==> flow/design.v <==
`timescale 1ns/10ps
module  CED(
	input  clk,
	input  rst,
	input  enable,
	output reg ird,
	input  [7:0] idata,	
	output reg [13:0] iaddr,
	output reg cwr_mag_0,
	output reg [12:0] cdata_mag_wr0,
	output reg crd_mag_0,
	input  [12:0] cdata_mag_rd0,
	output reg [13:0] caddr_mag_0,
	output reg cwr_ang_0,
	output reg [12:0] cdata_ang_wr0,
	output reg crd_ang_0,
	input  [12:0] cdata_ang_rd0,
	output reg [13:0] caddr_ang_0,
	output reg cwr1,
	output reg [12:0] cdata_wr1,
	output reg crd1,
	input  [12:0] cdata_rd1,
	output reg [13:0] caddr_1,
	output reg cwr2,
	output reg [12:0] cdata_wr2,
	output reg [13:0] caddr_2,
	output reg done
);
reg [5:0] state,next_state,i;
reg [7:0] Grayscale_temp[0:8];
reg signed [12:0] magnitude_L0[0:8];
reg [12:0] angle_L0[0:8];
reg signed [12:0] Gx,Gy,magnitude;
reg signed [12:0] Gx_abs,Gy_abs;
reg [15:0] n,j;
reg [12:0]angle;
reg signed[28:0] Gy_temp,angle_tmp, Gy_temp1;
parameter INIT=5'd0,GRAYSCALE_ADDR=5'd1,WAIT=5'd2,GRAYSCALE_DATA=5'd3,
          LAYER0=5'd4,INIT1=5'd5,LAYER1_ADDR=5'd6,WAIT1=5'd7,LAYER1_DATA=5'd8,
		  LAYER1_DATA1=5'd9,NMS=5'd10,INIT2=5'd11,LAYER2_ADDR=5'd12,
		  WAIT2=5'd13,LAYER2_DATA=5'd14,LAYER2_DATA1=5'd15,HT=5'd16,FINISHED=5'd17;
always @(posedge clk or posedge rst ) begin
  if(rst) state<=INIT;
  else state<=next_state;
end
always @(*) begin
	case (state)
		INIT:begin
		  next_state=(enable)?GRAYSCALE_ADDR:INIT;
		end 
		GRAYSCALE_ADDR:begin
		  next_state=WAIT;
		end
        WAIT:begin
		   next_state=GRAYSCALE_DATA;
		end
        GRAYSCALE_DATA:begin
			next_state=(i>8)?LAYER0:GRAYSCALE_ADDR;  
		end
		LAYER0:begin
		   next_state=(j>15875)?INIT1:GRAYSCALE_ADDR;
		end
        INIT1:begin
          next_state=LAYER1_ADDR;
        end
        LAYER1_ADDR:begin
            next_state=WAIT1;
	    end 
        WAIT1:begin
		   if((n>0&&n<125)||(n%126==0)||(n%126==125)||(n>15750&&n<15875))next_state=LAYER1_DATA1;
		   else next_state=LAYER1_DATA;
		end
		LAYER1_DATA:begin
		  next_state=(i>8)?NMS:LAYER1_ADDR; 
		end
		LAYER1_DATA1:begin
          next_state=LAYER1_ADDR;
		end
        NMS:begin
		  next_state=(n>15875)?INIT2:LAYER1_ADDR;
		end
		INIT2:begin
		  next_state=LAYER2_ADDR;
		end
		LAYER2_ADDR:begin
		  next_state=WAIT2;
		end
		WAIT2:begin
		  if((n>0&&n<125)||(n%126==0)||(n%126==125)||(n>15750&&n<15875))next_state=LAYER2_DATA1;
		  else next_state=LAYER2_DATA;
		end
		LAYER2_DATA:begin
		  next_state=(i>8)?HT:LAYER2_ADDR; 
		end
		LAYER2_DATA1:begin
          next_state=LAYER2_ADDR;
		end
		HT:begin
		  next_state=(n>15875)?FINISHED:LAYER2_ADDR;
		end
		default:begin
		  next_state=state;
		end 
	endcase	
end
always @(posedge clk) begin
		case (state)
		INIT:begin
		  n=0;
		  i=0;
		  j=0;
		  done=0;
		  ird=0;
		  cwr_mag_0=0;
		  cwr_ang_0=0;
		  crd_mag_0=0;
		  crd_ang_0=0;
		  cwr1=0;
		  crd1=0;
		  cwr2=0;
		  angle=0;
		  angle_tmp=0;
		end 
		GRAYSCALE_ADDR:begin
		  ird=1;
		  cwr_ang_0=0;
		  cwr_mag_0=0;
		  if (i==0)iaddr=n;
		  else if(i==1)iaddr=n+1;
		  else if(i==2)iaddr=n+2;
		  else if(i==3)iaddr=n+128;
		  else if(i==4)iaddr=n+129;
		  else if(i==5)iaddr=n+130;
		  else if(i==6)iaddr=n+256;
		  else if(i==7)iaddr=n+257;
		  else iaddr=n+258; 
		end
		WAIT:begin
		  angle=0;
		  angle_tmp=0;
		end
        GRAYSCALE_DATA:begin
		  Grayscale_temp[i]=idata;
		  i=i+1;
		end
		LAYER0:begin
		  i=0;
		  ird=0;
		  cwr_ang_0=1;
		  cwr_mag_0=1;
		  n=(n%128==125)?n+3:n+1;
		  Gx=-(Grayscale_temp[0])+Grayscale_temp[2]-(Grayscale_temp[3]<<1)+
		     (Grayscale_temp[5]<<1)-Grayscale_temp[6]+Grayscale_temp[8];
		  Gy=-Grayscale_temp[0]-(Grayscale_temp[1]<<1)-Grayscale_temp[2]+
		     Grayscale_temp[6]+(Grayscale_temp[7]<<1)+Grayscale_temp[8];
          Gx_abs=(Gx[12]==1)?-Gx:Gx;
          Gy_abs=(Gy[12]==1)?-Gy:Gy;
		  magnitude=Gx_abs+Gy_abs;
          angle_tmp=(Gx!=0)?(Gy<<16)/Gx:Gx;
		  if(angle_tmp<$signed(29'h00006A09) && angle_tmp>$signed(29'h1FFF95F7))begin                         
			if (Gx!=0&&Gy==0)angle=13'h00;
			else if (Gx==0&&Gy!=0)angle=13'h5a;
			else angle=13'h00;
		  end         
		  else if(angle_tmp>$signed(29'h00006A09) && angle_tmp<$signed(29'h00026A09))angle=13'h2d;            
		  else if(angle_tmp>$signed(29'h00026A09) || angle_tmp<$signed(29'h1FFD95F7))angle=13'h5a;            
		  else angle=13'h87;
		  caddr_mag_0=j;
		  cdata_mag_wr0=magnitude;
		  caddr_ang_0=j;
          cdata_ang_wr0=angle;
		  j=j+1;
		end
        INIT1:begin
		  j=0;
		  n=0;
		  i=0;
		  cwr_ang_0=0;
		  cwr_mag_0=0;
        end
		LAYER1_ADDR:begin
		  if ((n>0&&n<125)||(n%126==0)||(n%126==125)||(n>15750&&n<15875)) begin
		    cwr1=0;
			caddr_1=n;
		  end
          else begin
		    crd_ang_0=1;
		    crd_mag_0=1;
			cwr1=0;
			if (i==0)begin
			  caddr_ang_0=j;
			  caddr_mag_0=j;
			end
		    else if(i==1)begin
			  caddr_ang_0=j+1;
			  caddr_mag_0=j+1;
			end
		    else if(i==2)begin
			  caddr_ang_0=j+2;
			  caddr_mag_0=j+2;
			end
		    else if(i==3)begin
			  caddr_ang_0=j+126;
			  caddr_mag_0=j+126;
			end
		    else if(i==4)begin
			  caddr_ang_0=j+127;
			  caddr_mag_0=j+127;
			end
		    else if(i==5)begin
			  caddr_ang_0=j+128;
			  caddr_mag_0=j+128;
			end
		    else if(i==6)begin
			  caddr_ang_0=j+252;
			  caddr_mag_0=j+252;
			end
		    else if(i==7)begin
			  caddr_ang_0=j+253;
			  caddr_mag_0=j+253;
			end
		    else begin
			  caddr_ang_0=j+254;
			  caddr_mag_0=j+254;
			end
		  end
		end
		LAYER1_DATA:begin
		  angle_L0[i]=cdata_ang_rd0;
		  magnitude_L0[i]=cdata_mag_rd0;
		  i=i+1;
		end
		LAYER1_DATA1:begin
          	cwr1=1;
			cdata_wr1=0;
			n=n+1;
		end
		NMS:begin
		  crd_ang_0=0;
		  crd_mag_0=0;
		  cwr1=1;
		  caddr_1=n;
		  if (angle_L0[4]==13'h00) begin
            cdata_wr1=(magnitude_L0[4]>=magnitude_L0[3]
			          &&magnitude_L0[4]>=magnitude_L0[5])?magnitude_L0[4]:0;			
		  end
		  else if (angle_L0[4]==13'h2d) begin
			cdata_wr1=(magnitude_L0[4]>=magnitude_L0[2]
			          &&magnitude_L0[4]>=magnitude_L0[6])?magnitude_L0[4]:0;	
		  end
          else if (angle_L0[4]==13'h5a) begin
			cdata_wr1=(magnitude_L0[4]>=magnitude_L0[1]
			          &&magnitude_L0[4]>=magnitude_L0[7])?magnitude_L0[4]:0;	
		  end
		  else begin
			cdata_wr1=(magnitude_L0[4]>=magnitude_L0[0]
			          &&magnitude_L0[4]>=magnitude_L0[8])?magnitude_L0[4]:0;
		  end
		  j=(j%126==123)?j+3:j+1;
		  n=n+1;
		  i=0;
		end
		INIT2:begin
		  j=0;
		  n=0;
		  i=0;
          cwr1=0;
		end
		LAYER2_ADDR:begin
		  if ((n>0&&n<125)||(n%126==0)||(n%126==125)||(n>15750&&n<15875)) begin
		    cwr2=0;
			caddr_2=n;
		  end
          else begin
            crd1=1;
			cwr2=0;
			if (i==0)caddr_1=j;
		    else if(i==1)caddr_1=j+1;
		    else if(i==2)caddr_1=j+2;
		    else if(i==3)caddr_1=j+126;
		    else if(i==4)caddr_1=j+127;
		    else if(i==5)caddr_1=j+128;
		    else if(i==6)caddr_1=j+252;
		    else if(i==7)caddr_1=j+253;
		    else caddr_1=j+254;
		  end
		end
		LAYER2_DATA:begin
		  magnitude_L0[i]=cdata_rd1;
		  i=i+1;
		end	
		LAYER2_DATA1:begin
          	cwr2=1;
			cdata_wr2=0;
			n=n+1;
		end
		HT:begin
          crd1=0;
		  cwr2=1;
		  caddr_2=n;
          if (magnitude_L0[4]>=13'd100)cdata_wr2=13'd255;
		  else if(magnitude_L0[4]<13'd50)cdata_wr2=13'd0;
		  else begin
			if ((magnitude_L0[0]>=13'd100)||(magnitude_L0[1]>=13'd100)||
			    (magnitude_L0[2]>=13'd100)||(magnitude_L0[3]>=13'd100)||
				(magnitude_L0[5]>=13'd100)||(magnitude_L0[6]>=13'd100)||
				(magnitude_L0[7]>=13'd100)||(magnitude_L0[8]>=13'd100)) begin
				cdata_wr2=13'd255;
			end
			else cdata_wr2=13'd0;
		  end
		  j=(j%126==123)?j+3:j+1;
		  n=n+1;
		  i=0;
		end
		FINISHED:begin
		  done=1;
		end
		default:begin
		end 
	endcase
end
endmodule
Lab notebook: CED

From RTL to reports: CED
Tool output for the design above before and after an edit, in the order of the flow.
Lines under "before" count in the file above, lines under "after" in the edited file.
"delta": "after" minus "before" as printed here. "change_rel_pct": 100 x difference / "before".
Operators: Yosys type, input widths -> output width; for muxes data width and select width s.
Library cell names are shortened.
{"block": "design", "design": "CED", "clock_port": "clk", "cell_library": "sky130hd", "pvt_corner": "tt_025C_1v80"}

The edit
Unified diff, file above to edited file.
A script made this edit. It changes what the design does and was not meant as an optimisation.
begin of diff
@@ -158,5 +158,5 @@
 		  magnitude=Gx_abs+Gy_abs;
           angle_tmp=(Gx!=0)?(Gy<<16)/Gx:Gx;
-		  if(angle_tmp<$signed(29'h00006A09) && angle_tmp>$signed(29'h1FFF95F7))begin                         
+		  if(angle_tmp<$signed(29'h00006A09) && (angle_tmp==$signed(29'h1FFF95F7)))begin                         
 			if (Gx!=0&&Gy==0)angle=13'h00;
 			else if (Gx==0&&Gy!=0)angle=13'h5a;
end of diff

Word-level counts
Counts by Yosys on the flattened word-level netlist (proc, flatten, opt, wreduce). Print and check cells are left out.
{"block": "classes", "element": "multipliers", "before": 0, "after": 0, "delta": 0}
{"block": "classes", "element": "cmp", "before": 31, "after": 30, "delta": -1, "change_rel_pct": -3.23}
{"block": "classes", "element": "n_logic", "before": 0, "after": 0, "delta": 0}
{"block": "classes", "element": "div", "before": 3, "after": 3, "delta": 0, "change_rel_pct": 0.00}
{"block": "classes", "element": "shifts", "before": 0, "after": 0, "delta": 0}
{"block": "classes", "element": "n_addsub", "before": 33, "after": 33, "delta": 0, "change_rel_pct": 0.00}
{"block": "classes", "element": "n_reduce_logical", "before": 85, "after": 85, "delta": 0, "change_rel_pct": 0.00}
{"block": "classes", "element": "n_mux", "before": 91, "after": 91, "delta": 0, "change_rel_pct": 0.00}
{"block": "classes", "element": "eq_ne", "before": 59, "after": 60, "delta": 1, "change_rel_pct": 1.69}
{"block": "ops", "cell": "$gt 29x16->1 const B", "before": 2, "after": 1, "delta": -1, "change_rel_pct": -50.00}
{"block": "ops", "cell": "$eq 29x16->1 const B", "before": 0, "after": 1, "delta": 1}
{"block": "ops", "cell": "$mux 13", "before": 27, "after": 27, "delta": 0, "change_rel_pct": 0.00}
{"block": "ops", "cell": "$ne 2x2->1 const B", "before": 22, "after": 22, "delta": 0, "change_rel_pct": 0.00}
{"block": "ops", "cell": "$mux 14", "before": 18, "after": 18, "delta": 0, "change_rel_pct": 0.00}
{"block": "ops", "cell": "$reduce_and 2->1", "before": 13, "after": 13, "delta": 0, "change_rel_pct": 0.00}
{"block": "ops", "cell": "$reduce_bool 2->1", "before": 13, "after": 13, "delta": 0, "change_rel_pct": 0.00}
{"block": "ops", "cell": "$logic_or 1x1->1", "before": 11, "after": 11, "delta": 0, "change_rel_pct": 0.00}
{"block": "ops", "cell": "$pmux 13 s2", "before": 11, "after": 11, "delta": 0, "change_rel_pct": 0.00}
{"block": "ops", "cell": "$logic_and 1x1->1", "before": 10, "after": 10, "delta": 0, "change_rel_pct": 0.00}
{"block": "ops", "cell": "$reduce_and 3->1", "before": 10, "after": 10, "delta": 0, "change_rel_pct": 0.00}
{"block": "ops", "cell": "$ge 13x7->1 const B", "before": 9, "after": 9, "delta": 0, "change_rel_pct": 0.00}
{"block": "ops", "cell": "$reduce_or 2->1", "before": 9, "after": 9, "delta": 0, "change_rel_pct": 0.00}
{"block": "ops", "cell": "$eq 6x3->1 const B", "before": 8, "after": 8, "delta": 0, "change_rel_pct": 0.00}
{"block": "ops", "cell": "$eq 6x4->1 const B", "before": 8, "after": 8, "delta": 0, "change_rel_pct": 0.00}
{"block": "ops", "cell": "$ge 13x13->1", "before": 8, "after": 8, "delta": 0, "change_rel_pct": 0.00}
{"block": "ops", "cell": "$add 14x8->14 const B", "before": 7, "after": 7, "delta": 0, "change_rel_pct": 0.00}
{"block": "ops", "cell": "$pmux 1 s2", "before": 7, "after": 7, "delta": 0, "change_rel_pct": 0.00}
{"block": "ops", "cell": "$mux 8", "before": 6, "after": 6, "delta": 0, "change_rel_pct": 0.00}
{"block": "ops", "cell": "$add 13x8->13", "before": 4, "after": 4, "delta": 0, "change_rel_pct": 0.00}
{"block": "ops", "cell": "$eq 4x3->1 const B", "before": 4, "after": 4, "delta": 0, "change_rel_pct": 0.00}
{"block": "ops", "cell": "$eq 6x2->1 const B", "before": 4, "after": 4, "delta": 0, "change_rel_pct": 0.00}
{"block": "ops", "cell": "$mux 1", "before": 4, "after": 4, "delta": 0, "change_rel_pct": 0.00}
{"block": "ops", "cell": "$reduce_or 3->1", "before": 4, "after": 4, "delta": 0, "change_rel_pct": 0.00}
{"block": "ops", "cell": "$add 14x9->14 const B", "before": 3, "after": 3, "delta": 0, "change_rel_pct": 0.00}
{"block": "ops", "cell": "$gt 16x14->1 const B", "before": 3, "after": 3, "delta": 0, "change_rel_pct": 0.00}
{"block": "ops", "cell": "$logic_not 13->1", "before": 3, "after": 3, "delta": 0, "change_rel_pct": 0.00}
{"block": "ops", "cell": "$add 13x9->13", "before": 2, "after": 2, "delta": 0, "change_rel_pct": 0.00}
The list need not be complete.
{"block": "bits", "element": "output_inout_bits", "before": 131, "after": 131, "delta": 0, "change_rel_pct": 0.00}
{"block": "bits", "element": "mem_count", "before": 0, "after": 0, "delta": 0}
{"block": "bits", "element": "ff_bits", "before": 353, "after": 353, "delta": 0, "change_rel_pct": 0.00}
{"block": "bits", "element": "clocked_rd_ports_x_width", "before": 0, "after": 0, "delta": 0}
{"block": "bits", "element": "in_bits", "before": 50, "after": 50, "delta": 0, "change_rel_pct": 0.00}
{"block": "bits", "element": "romBits", "before": 0, "after": 0, "delta": 0}
{"block": "bits", "element": "mem_bits_rw", "before": 0, "after": 0, "delta": 0}
{"block": "bits", "element": "latchBits", "before": 0, "after": 0, "delta": 0}
{"block": "bits", "element": "elab_cells", "before": 339, "after": 339, "delta": 0, "change_rel_pct": 0.00}

Longest topological paths
Longest topological path by Yosys (ltp), each cell counted once; first at word level (registers and memories cut), then after technology mapping (sequential cells cut; the memories' decode and read muxes count).
{"block": "logic_depth", "element": "ltp_word", "before": 13, "after": 13, "delta": 0, "change_rel_pct": 0.00}
{"block": "logic_depth", "element": "ABC_AREA", "before": "0", "after": "0"}
{"block": "logic_depth", "element": "ltp_mapped", "before": 453, "after": 493, "delta": 40, "change_rel_pct": 8.83}
{"block": "logic_depth", "element": "mapped_depth_nobuf", "before": 423, "after": 461, "delta": 38, "change_rel_pct": 8.98}

Netlist
Yosys stat after the flow's synthesis: flattened, memories mapped to cells. It holds for the ABC_AREA given above (unset counts as 0); a run with the other value may have another netlist.
{"block": "mapped", "element": "ffs", "before": 346, "after": 346, "delta": 0, "change_rel_pct": 0.00}
{"block": "mapped", "element": "mapped_area_um2", "before": 51765.9, "after": 51569.5, "delta": -196.4, "change_rel_pct": -0.38}
{"block": "mapped", "element": "buf_cells", "before": 263, "after": 273, "delta": 10, "change_rel_pct": 3.80}
{"block": "mapped", "element": "stdcells", "before": 6576, "after": 6634, "delta": 58, "change_rel_pct": 0.88}
{"block": "mapped", "element": "sequential_area_um2", "before": 10301.1, "after": 10301.1, "delta": 0.0, "change_rel_pct": 0.00}
{"block": "by_type", "cell_type": "nand2_1", "before": 519, "after": 572, "delta": 53, "change_rel_pct": 10.21}
{"block": "by_type", "cell_type": "a21o_1", "before": 168, "after": 134, "delta": -34, "change_rel_pct": -20.24}
{"block": "by_type", "cell_type": "nor3_1", "before": 182, "after": 210, "delta": 28, "change_rel_pct": 15.38}
{"block": "by_type", "cell_type": "nor2_1", "before": 587, "after": 611, "delta": 24, "change_rel_pct": 4.09}
{"block": "by_type", "cell_type": "xor2_1", "before": 134, "after": 110, "delta": -24, "change_rel_pct": -17.91}
{"block": "by_type", "cell_type": "a22oi_1", "before": 6, "after": 24, "delta": 18, "change_rel_pct": 300.00}
{"block": "by_type", "cell_type": "or3_1", "before": 76, "after": 92, "delta": 16, "change_rel_pct": 21.05}
{"block": "by_type", "cell_type": "a21oi_1", "before": 446, "after": 461, "delta": 15, "change_rel_pct": 3.36}
{"block": "by_type", "cell_type": "o21ai_0", "before": 440, "after": 455, "delta": 15, "change_rel_pct": 3.41}
{"block": "by_type", "cell_type": "or2_2", "before": 50, "after": 62, "delta": 12, "change_rel_pct": 24.00}
{"block": "by_type", "cell_type": "inv_1", "before": 494, "after": 505, "delta": 11, "change_rel_pct": 2.23}
{"block": "by_type", "cell_type": "xnor2_1", "before": 239, "after": 228, "delta": -11, "change_rel_pct": -4.60}
{"block": "by_type", "cell_type": "o22ai_1", "before": 40, "after": 29, "delta": -11, "change_rel_pct": -27.50}
{"block": "by_type", "cell_type": "nand3_1", "before": 180, "after": 170, "delta": -10, "change_rel_pct": -5.56}
{"block": "by_type", "cell_type": "mux2_2", "before": 103, "after": 93, "delta": -10, "change_rel_pct": -9.71}
{"block": "by_type", "cell_type": "a311oi_1", "before": 14, "after": 24, "delta": 10, "change_rel_pct": 71.43}
{"block": "by_type", "cell_type": "clkbuf_1", "before": 193, "after": 184, "delta": -9, "change_rel_pct": -4.66}
{"block": "by_type", "cell_type": "a211o_1", "before": 29, "after": 20, "delta": -9, "change_rel_pct": -31.03}
The list need not be complete.

Worst setup path after synthesis
OpenSTA on the mapped netlist: ideal clock, no wires. The path of least setup slack (recovery checks aside). Input and output delay are each 20% of the period. Register names are those of the netlist, which keeps one name where synthesis merged equal registers.
{"block": "synth_timing", "element": "path_kind", "before": "reg-to-reg", "after": "reg-to-reg"}
{"block": "synth_timing", "element": "start", "before": "reg Grayscale_temp[0][0]", "after": "reg Grayscale_temp[0][0]"}
{"block": "synth_timing", "element": "end", "before": "reg cdata_ang_wr0[3]", "after": "reg cdata_ang_wr0[3]"}
{"block": "synth_timing", "element": "slack_ns", "before": 6.359, "after": 1.393, "delta": -4.966}
{"block": "synth_timing", "element": "arrival_ns", "before": 83.368, "after": 88.346, "delta": 4.978, "change_rel_pct": 5.97}
{"block": "synth_timing", "element": "launch_ns", "before": 0.000, "after": 0.000, "delta": 0.000}
{"block": "synth_timing", "element": "path_buffers", "before": 38, "after": 39, "delta": 1, "change_rel_pct": 2.63}
{"block": "synth_timing", "element": "period_ns", "before": 90.0, "after": 90.0, "delta": 0.0, "change_rel_pct": 0.00}
{"block": "synth_timing", "element": "path_stages", "before": 443, "after": 487, "delta": 44, "change_rel_pct": 9.93}
{"block": "synth_timing", "element": "delay_ns", "before": 83.641, "after": 88.607, "delta": 4.966, "change_rel_pct": 5.94}
{"block": "synth_timing", "element": "t_required_ns", "before": 89.727, "after": 89.739, "delta": 0.012, "change_rel_pct": 0.01}
{"block": "synth_timing", "element": "setup_ns", "before": 0.273, "after": 0.261, "delta": -0.012}
{"block": "synth_timing", "element": "synth_period_reached_ns", "before": 83.641, "after": 88.607, "delta": 4.966, "change_rel_pct": 5.94}
"delay_ns" is the arrival time less input delay plus setup time.
"path_stages": output pins that drive a net of the path, with the launching flip-flop's if there is one; two outputs of one cell count as two.
"synth_period_reached_ns" = period - worst setup slack (recovery checks aside). The figure is calculated, with input and output delays left at 20% of the set period.
The rows between start and end are the longest chain of elaborated cells between them; the timing report does not say that the signal goes this way. Where chains are equally long, one stands for them.
Each line given opens the expression or statement behind the cell; cells for indexed reads and writes are added by Yosys, which also makes memories of some case tables.
{"block": "synth_via_before", "path_cell_list": "edfxtp_1 > inv_1 > ha_1 > xor2_1 > xnor2_1 > fa_1 > inv_1 > fa_1 > inv_1 > ha_1 > a21o_1 > a21oi_1 > o21ai_0 > a21oi_1 > o21ai_0 > a21oi_1 > o21ai_0 > a2111o_1 > [407 not listed] > a221oi_1 > o21ai_0 > a21oi_1 > o311ai_0 > nand2_1 > ha_1 > and3_1 > clkbuf_1 > and4_1 > clkbuf_1 > a21oi_1 > xnor2_1 > nand3_1 > or4b_2 > nand3_1 > o31ai_1 > a211oi_1 > a21oi_1", "elab_chain_len": 13, "cone_cells": 33, "classes_between": "11 x add/sub; 1 x div; 6 x compare; 6 x mux; 9 x reduce/logical"}
{"block": "synth_rtl_before", "element": "from (decl)", "line": 30, "source": "reg [7:0] Grayscale_temp[0:8];"}
{"block": "synth_rtl_before", "element": "from (assign)", "line": 143, "source": "Grayscale_temp[i]=idata;"}
{"block": "synth_rtl_before", "element": "$neg 8->13", "line": 154, "source": "Gy=-Grayscale_temp[0]-(Grayscale_temp[1]<<1)-Grayscale_temp[2]+"}
{"block": "synth_rtl_before", "element": "$sub 13x9->13", "line": 154}
{"block": "synth_rtl_before", "element": "$sub 13x8->13", "line": 154}
{"block": "synth_rtl_before", "element": "$add 13x8->13", "line": 154}
{"block": "synth_rtl_before", "element": "$add 13x9->13", "line": 154}
{"block": "synth_rtl_before", "element": "$add 13x8->13", "line": 154}
{"block": "synth_rtl_before", "element": "$div 29x13->29", "line": 159, "source": "angle_tmp=(Gx!=0)?(Gy<<16)/Gx:Gx;"}
{"block": "synth_rtl_before", "element": "$mux 29", "line": 159}
{"block": "synth_rtl_before", "element": "$gt 29x19->1", "line": 166, "source": "else if(angle_tmp>$signed(29'h00026A09) || angle_tmp<$signed(29'h1FFD95F7))angle=13'h5a;"}
{"block": "synth_rtl_before", "element": "$logic_or 1x1->1", "line": 166}
{"block": "synth_rtl_before", "element": "$mux 8", "line": 166}
{"block": "synth_rtl_before", "element": "$mux 8", "line": 165, "source": "else if(angle_tmp>$signed(29'h00006A09) && angle_tmp<$signed(29'h00026A09))angle=13'h2d;"}
{"block": "synth_rtl_before", "element": "$mux 8", "line": 160, "source": "if(angle_tmp<$signed(29'h00006A09) && angle_tmp>$signed(29'h1FFF95F7))begin"}
{"block": "synth_rtl_before", "element": "to (assign)", "line": 171, "source": "cdata_ang_wr0=angle;"}
{"block": "synth_rtl_before", "element": "to (decl)", "line": 15, "source": "output reg [12:0] cdata_ang_wr0,"}
{"block": "synth_via_after", "path_cell_list": "edfxtp_1 > inv_1 > ha_1 > inv_1 > fa_1 > inv_1 > fa_1 > inv_1 > fa_1 > inv_1 > ha_1 > a21o_1 > a21oi_1 > o21ai_0 > a21oi_1 > o21ai_0 > a21oi_1 > o21ai_0 > [451 not listed] > o21ai_0 > nand2b_1 > a221oi_1 > o21ai_0 > a221oi_1 > o31ai_1 > inv_1 > ha_1 > o21ai_1 > or3_1 > clkbuf_1 > o31ai_1 > mux2i_1 > a2111oi_0 > nand4_1 > a31oi_1 > o32ai_1 > a221o_1", "elab_chain_len": 13, "cone_cells": 33, "classes_between": "11 x add/sub; 1 x div; 5 x compare; 1 x eq/ne; 6 x mux; 9 x reduce/logical"}
{"block": "synth_rtl_after", "element": "from (decl)", "line": 30, "source": "reg [7:0] Grayscale_temp[0:8];"}
{"block": "synth_rtl_after", "element": "from (assign)", "line": 143, "source": "Grayscale_temp[i]=idata;"}
{"block": "synth_rtl_after", "element": "$neg 8->13", "line": 154, "source": "Gy=-Grayscale_temp[0]-(Grayscale_temp[1]<<1)-Grayscale_temp[2]+"}
{"block": "synth_rtl_after", "element": "$sub 13x9->13", "line": 154}
{"block": "synth_rtl_after", "element": "$sub 13x8->13", "line": 154}
{"block": "synth_rtl_after", "element": "$add 13x8->13", "line": 154}
{"block": "synth_rtl_after", "element": "$add 13x9->13", "line": 154}
{"block": "synth_rtl_after", "element": "$add 13x8->13", "line": 154}
{"block": "synth_rtl_after", "element": "$div 29x13->29", "line": 159, "source": "angle_tmp=(Gx!=0)?(Gy<<16)/Gx:Gx;"}
{"block": "synth_rtl_after", "element": "$mux 29", "line": 159}
{"block": "synth_rtl_after", "element": "$gt 29x19->1", "line": 166, "source": "else if(angle_tmp>$signed(29'h00026A09) || angle_tmp<$signed(29'h1FFD95F7))angle=13'h5a;"}
{"block": "synth_rtl_after", "element": "$logic_or 1x1->1", "line": 166}
{"block": "synth_rtl_after", "element": "$mux 8", "line": 166}
{"block": "synth_rtl_after", "element": "$mux 8", "line": 165, "source": "else if(angle_tmp>$signed(29'h00006A09) && angle_tmp<$signed(29'h00026A09))angle=13'h2d;"}
{"block": "synth_rtl_after", "element": "$mux 8", "line": 160, "source": "if(angle_tmp<$signed(29'h00006A09) && (angle_tmp==$signed(29'h1FFF95F7)))begin"}
{"block": "synth_rtl_after", "element": "to (assign)", "line": 171, "source": "cdata_ang_wr0=angle;"}
{"block": "synth_rtl_after", "element": "to (decl)", "line": 15, "source": "output reg [12:0] cdata_ang_wr0,"}

Worst path after layout
From the final timing report of each run of pair 1: the path of least setup slack in the routed layout; clock arrival at registers is part of the times.
{"block": "layout_timing", "element": "path_kind", "before": "reg-to-reg", "after": "reg-to-reg"}
{"block": "layout_timing", "element": "start", "before": "reg Grayscale_temp[0][0]", "after": "reg Grayscale_temp[0][0]"}
{"block": "layout_timing", "element": "end", "before": "reg cdata_ang_wr0[4]", "after": "reg cdata_ang_wr0[3]"}
{"block": "layout_timing", "element": "arrival_ns", "before": 79.24, "after": 79.73, "delta": 0.49, "change_rel_pct": 0.62}
{"block": "layout_timing", "element": "setup_ns", "before": 0.25, "after": 0.25, "delta": 0.00}
{"block": "layout_timing", "element": "slack_ns", "before": 6.30, "after": 5.82, "delta": -0.48}
{"block": "layout_timing", "element": "t_required_ns", "before": 85.54, "after": 85.54, "delta": 0.00, "change_rel_pct": 0.00}
{"block": "layout_timing", "element": "path_buffers", "before": 20, "after": 11, "delta": -9, "change_rel_pct": -45.00}
{"block": "layout_timing", "element": "launch_ns", "before": 0.61, "after": 0.60, "delta": -0.01, "change_rel_pct": -1.64}
{"block": "layout_timing", "element": "period_ns", "before": 85.2, "after": 85.2, "delta": 0.0, "change_rel_pct": 0.00}
{"block": "layout_timing", "element": "path_stages", "before": 419, "after": 448, "delta": 29, "change_rel_pct": 6.92}
The rows between start and end are the longest chain of elaborated cells between them; the timing report does not say that the signal goes this way. Where chains are equally long, one stands for them.
{"block": "layout_via_before", "path_cell_list": "edfxtp_1 > inv_1 > ha_2 > inv_1 > fa_1 > inv_1 > fa_1 > inv_1 > fa_1 > inv_1 > ha_1 > inv_1 > fa_1 > nor2b_1 > o21ai_0 > a21boi_1 > nor2_1 > or3_1 > [383 not listed] > o21ai_0 > nand2b_1 > a221oi_1 > o21ai_0 > a21oi_1 > o311ai_0 > nand2_1 > ha_1 > xnor2_1 > nand2_1 > o21ai_0 > a211oi_1 > nor4_1 > o31ai_1 > or3_1 > o31ai_1 > o21a_1 > nor2_1", "elab_chain_len": 13, "cone_cells": 33, "classes_between": "11 x add/sub; 1 x div; 6 x compare; 6 x mux; 9 x reduce/logical"}
{"block": "layout_rtl_before", "element": "from (decl)", "line": 30, "source": "reg [7:0] Grayscale_temp[0:8];"}
{"block": "layout_rtl_before", "element": "from (assign)", "line": 143, "source": "Grayscale_temp[i]=idata;"}
{"block": "layout_rtl_before", "element": "$neg 8->13", "line": 154, "source": "Gy=-Grayscale_temp[0]-(Grayscale_temp[1]<<1)-Grayscale_temp[2]+"}
{"block": "layout_rtl_before", "element": "$sub 13x9->13", "line": 154}
{"block": "layout_rtl_before", "element": "$sub 13x8->13", "line": 154}
{"block": "layout_rtl_before", "element": "$add 13x8->13", "line": 154}
{"block": "layout_rtl_before", "element": "$add 13x9->13", "line": 154}
{"block": "layout_rtl_before", "element": "$add 13x8->13", "line": 154}
{"block": "layout_rtl_before", "element": "$div 29x13->29", "line": 159, "source": "angle_tmp=(Gx!=0)?(Gy<<16)/Gx:Gx;"}
{"block": "layout_rtl_before", "element": "$mux 29", "line": 159}
{"block": "layout_rtl_before", "element": "$gt 29x19->1", "line": 166, "source": "else if(angle_tmp>$signed(29'h00026A09) || angle_tmp<$signed(29'h1FFD95F7))angle=13'h5a;"}
{"block": "layout_rtl_before", "element": "$logic_or 1x1->1", "line": 166}
{"block": "layout_rtl_before", "element": "$mux 8", "line": 166}
{"block": "layout_rtl_before", "element": "$mux 8", "line": 165, "source": "else if(angle_tmp>$signed(29'h00006A09) && angle_tmp<$signed(29'h00026A09))angle=13'h2d;"}
{"block": "layout_rtl_before", "element": "$mux 8", "line": 160, "source": "if(angle_tmp<$signed(29'h00006A09) && angle_tmp>$signed(29'h1FFF95F7))begin"}
{"block": "layout_rtl_before", "element": "to (assign)", "line": 171, "source": "cdata_ang_wr0=angle;"}
{"block": "layout_rtl_before", "element": "to (decl)", "line": 15, "source": "output reg [12:0] cdata_ang_wr0,"}
{"block": "layout_via_after", "path_cell_list": "edfxtp_1 > inv_1 > ha_1 > inv_1 > fa_1 > inv_1 > fa_1 > inv_1 > fa_1 > inv_1 > ha_1 > inv_1 > fa_1 > inv_1 > a21oi_1 > o21bai_1 > a21oi_1 > o21bai_1 > [412 not listed] > nor2b_1 > o21ai_0 > nand2b_1 > a221oi_2 > o21ai_1 > a221oi_2 > o31ai_4 > inv_1 > ha_4 > o21ai_2 > or3_4 > o31ai_1 > a21oi_1 > or3_1 > nor3_2 > nand3_2 > or2_2 > a221o_1", "elab_chain_len": 13, "cone_cells": 33, "classes_between": "11 x add/sub; 1 x div; 5 x compare; 1 x eq/ne; 6 x mux; 9 x reduce/logical"}
{"block": "layout_rtl_after", "element": "from (decl)", "line": 30, "source": "reg [7:0] Grayscale_temp[0:8];"}
{"block": "layout_rtl_after", "element": "from (assign)", "line": 143, "source": "Grayscale_temp[i]=idata;"}
{"block": "layout_rtl_after", "element": "$neg 8->13", "line": 154, "source": "Gy=-Grayscale_temp[0]-(Grayscale_temp[1]<<1)-Grayscale_temp[2]+"}
{"block": "layout_rtl_after", "element": "$sub 13x9->13", "line": 154}
{"block": "layout_rtl_after", "element": "$sub 13x8->13", "line": 154}
{"block": "layout_rtl_after", "element": "$add 13x8->13", "line": 154}
{"block": "layout_rtl_after", "element": "$add 13x9->13", "line": 154}
{"block": "layout_rtl_after", "element": "$add 13x8->13", "line": 154}
{"block": "layout_rtl_after", "element": "$div 29x13->29", "line": 159, "source": "angle_tmp=(Gx!=0)?(Gy<<16)/Gx:Gx;"}
{"block": "layout_rtl_after", "element": "$mux 29", "line": 159}
{"block": "layout_rtl_after", "element": "$gt 29x19->1", "line": 166, "source": "else if(angle_tmp>$signed(29'h00026A09) || angle_tmp<$signed(29'h1FFD95F7))angle=13'h5a;"}
{"block": "layout_rtl_after", "element": "$logic_or 1x1->1", "line": 166}
{"block": "layout_rtl_after", "element": "$mux 8", "line": 166}
{"block": "layout_rtl_after", "element": "$mux 8", "line": 165, "source": "else if(angle_tmp>$signed(29'h00006A09) && angle_tmp<$signed(29'h00026A09))angle=13'h2d;"}
{"block": "layout_rtl_after", "element": "$mux 8", "line": 160, "source": "if(angle_tmp<$signed(29'h00006A09) && (angle_tmp==$signed(29'h1FFF95F7)))begin"}
{"block": "layout_rtl_after", "element": "to (assign)", "line": 171, "source": "cdata_ang_wr0=angle;"}
{"block": "layout_rtl_after", "element": "to (decl)", "line": 15, "source": "output reg [12:0] cdata_ang_wr0,"}

Layout results
Runs of the flow (Yosys, OpenROAD) on both versions; the two runs of a pair have the same settings. The constraints put input and output delay at 20% of the set period each and load the outputs with 0.01 pF.
{"block": "settings_pair_1", "CORE_UTILIZATION": 40, "PLACE_DENSITY": 0.6, "period_ns": 85.2, "CAP_MARGIN": 20, "CORE_MARGIN": 2, "SLEW_MARGIN": 20}
{"block": "measured_pair_1", "element": "post_synth_area_um2", "before": 51765.9, "after": 51569.5, "delta": -196.4, "change_rel_pct": -0.38}
{"block": "measured_pair_1", "element": "final_cell_area_um2", "before": 59032.9, "after": 59484.6, "delta": 451.7, "change_rel_pct": 0.77}
{"block": "measured_pair_1", "element": "period_less_ws_ns", "before": 78.901, "after": 79.382, "delta": 0.481, "change_rel_pct": 0.61}
{"block": "measured_pair_1", "element": "fin_hold_ws_ns", "before": 0.350, "after": 0.349, "delta": -0.001}
{"block": "measured_pair_1", "element": "die_footprint_um2", "before": 132307.0, "after": 131813.0, "delta": -494.0, "change_rel_pct": -0.37}
{"block": "measured_pair_1", "element": "post_route_util_frac", "before": 0.461, "after": 0.466, "delta": 0.005}
{"block": "measured_pair_1", "element": "timing.setup.ws_ns", "before": 6.299, "after": 5.818, "delta": -0.481}
{"block": "measured_pair_1", "element": "tns_setup_ns", "before": 0.000, "after": 0.000, "delta": 0.000}
{"block": "settings_pair_2", "CAP_MARGIN": 15, "CELL_PAD_IN_SITES_DETAIL_PLACEMENT": 0, "CORE_UTILIZATION": 33, "GPL_TIMING_DRIVEN": 1, "HOLD_SLACK_MARGIN": 0.14, "PLACE_DENSITY_LB_ADDON": 0.11, "SETUP_SLACK_MARGIN": 5.0, "period_ns": 85.4, "CORE_MARGIN": 2, "SLEW_MARGIN": 20}
{"block": "measured_pair_2", "element": "post_synth_area_um2", "before": 51765.9, "after": 51569.5, "delta": -196.4, "change_rel_pct": -0.38}
{"block": "measured_pair_2", "element": "final_cell_area_um2", "before": 60225.3, "after": 62095.8, "delta": 1870.5, "change_rel_pct": 3.11}
{"block": "measured_pair_2", "element": "period_less_ws_ns", "before": 74.922, "after": 76.313, "delta": 1.391, "change_rel_pct": 1.86}
{"block": "measured_pair_2", "element": "fin_hold_ws_ns", "before": 0.352, "after": 0.350, "delta": -0.002}
{"block": "measured_pair_2", "element": "die_footprint_um2", "before": 160052.0, "after": 159448.0, "delta": -604.0, "change_rel_pct": -0.38}
{"block": "measured_pair_2", "element": "post_route_util_frac", "before": 0.386, "after": 0.399, "delta": 0.013}
{"block": "measured_pair_2", "element": "timing.setup.ws_ns", "before": 10.478, "after": 9.087, "delta": -1.391}
{"block": "measured_pair_2", "element": "tns_setup_ns", "before": 0.000, "after": 0.000, "delta": 0.000}
"period_less_ws_ns" means the clock period less the worst setup slack. The figure is calculated, with input and output delays left at 20% of the set period.
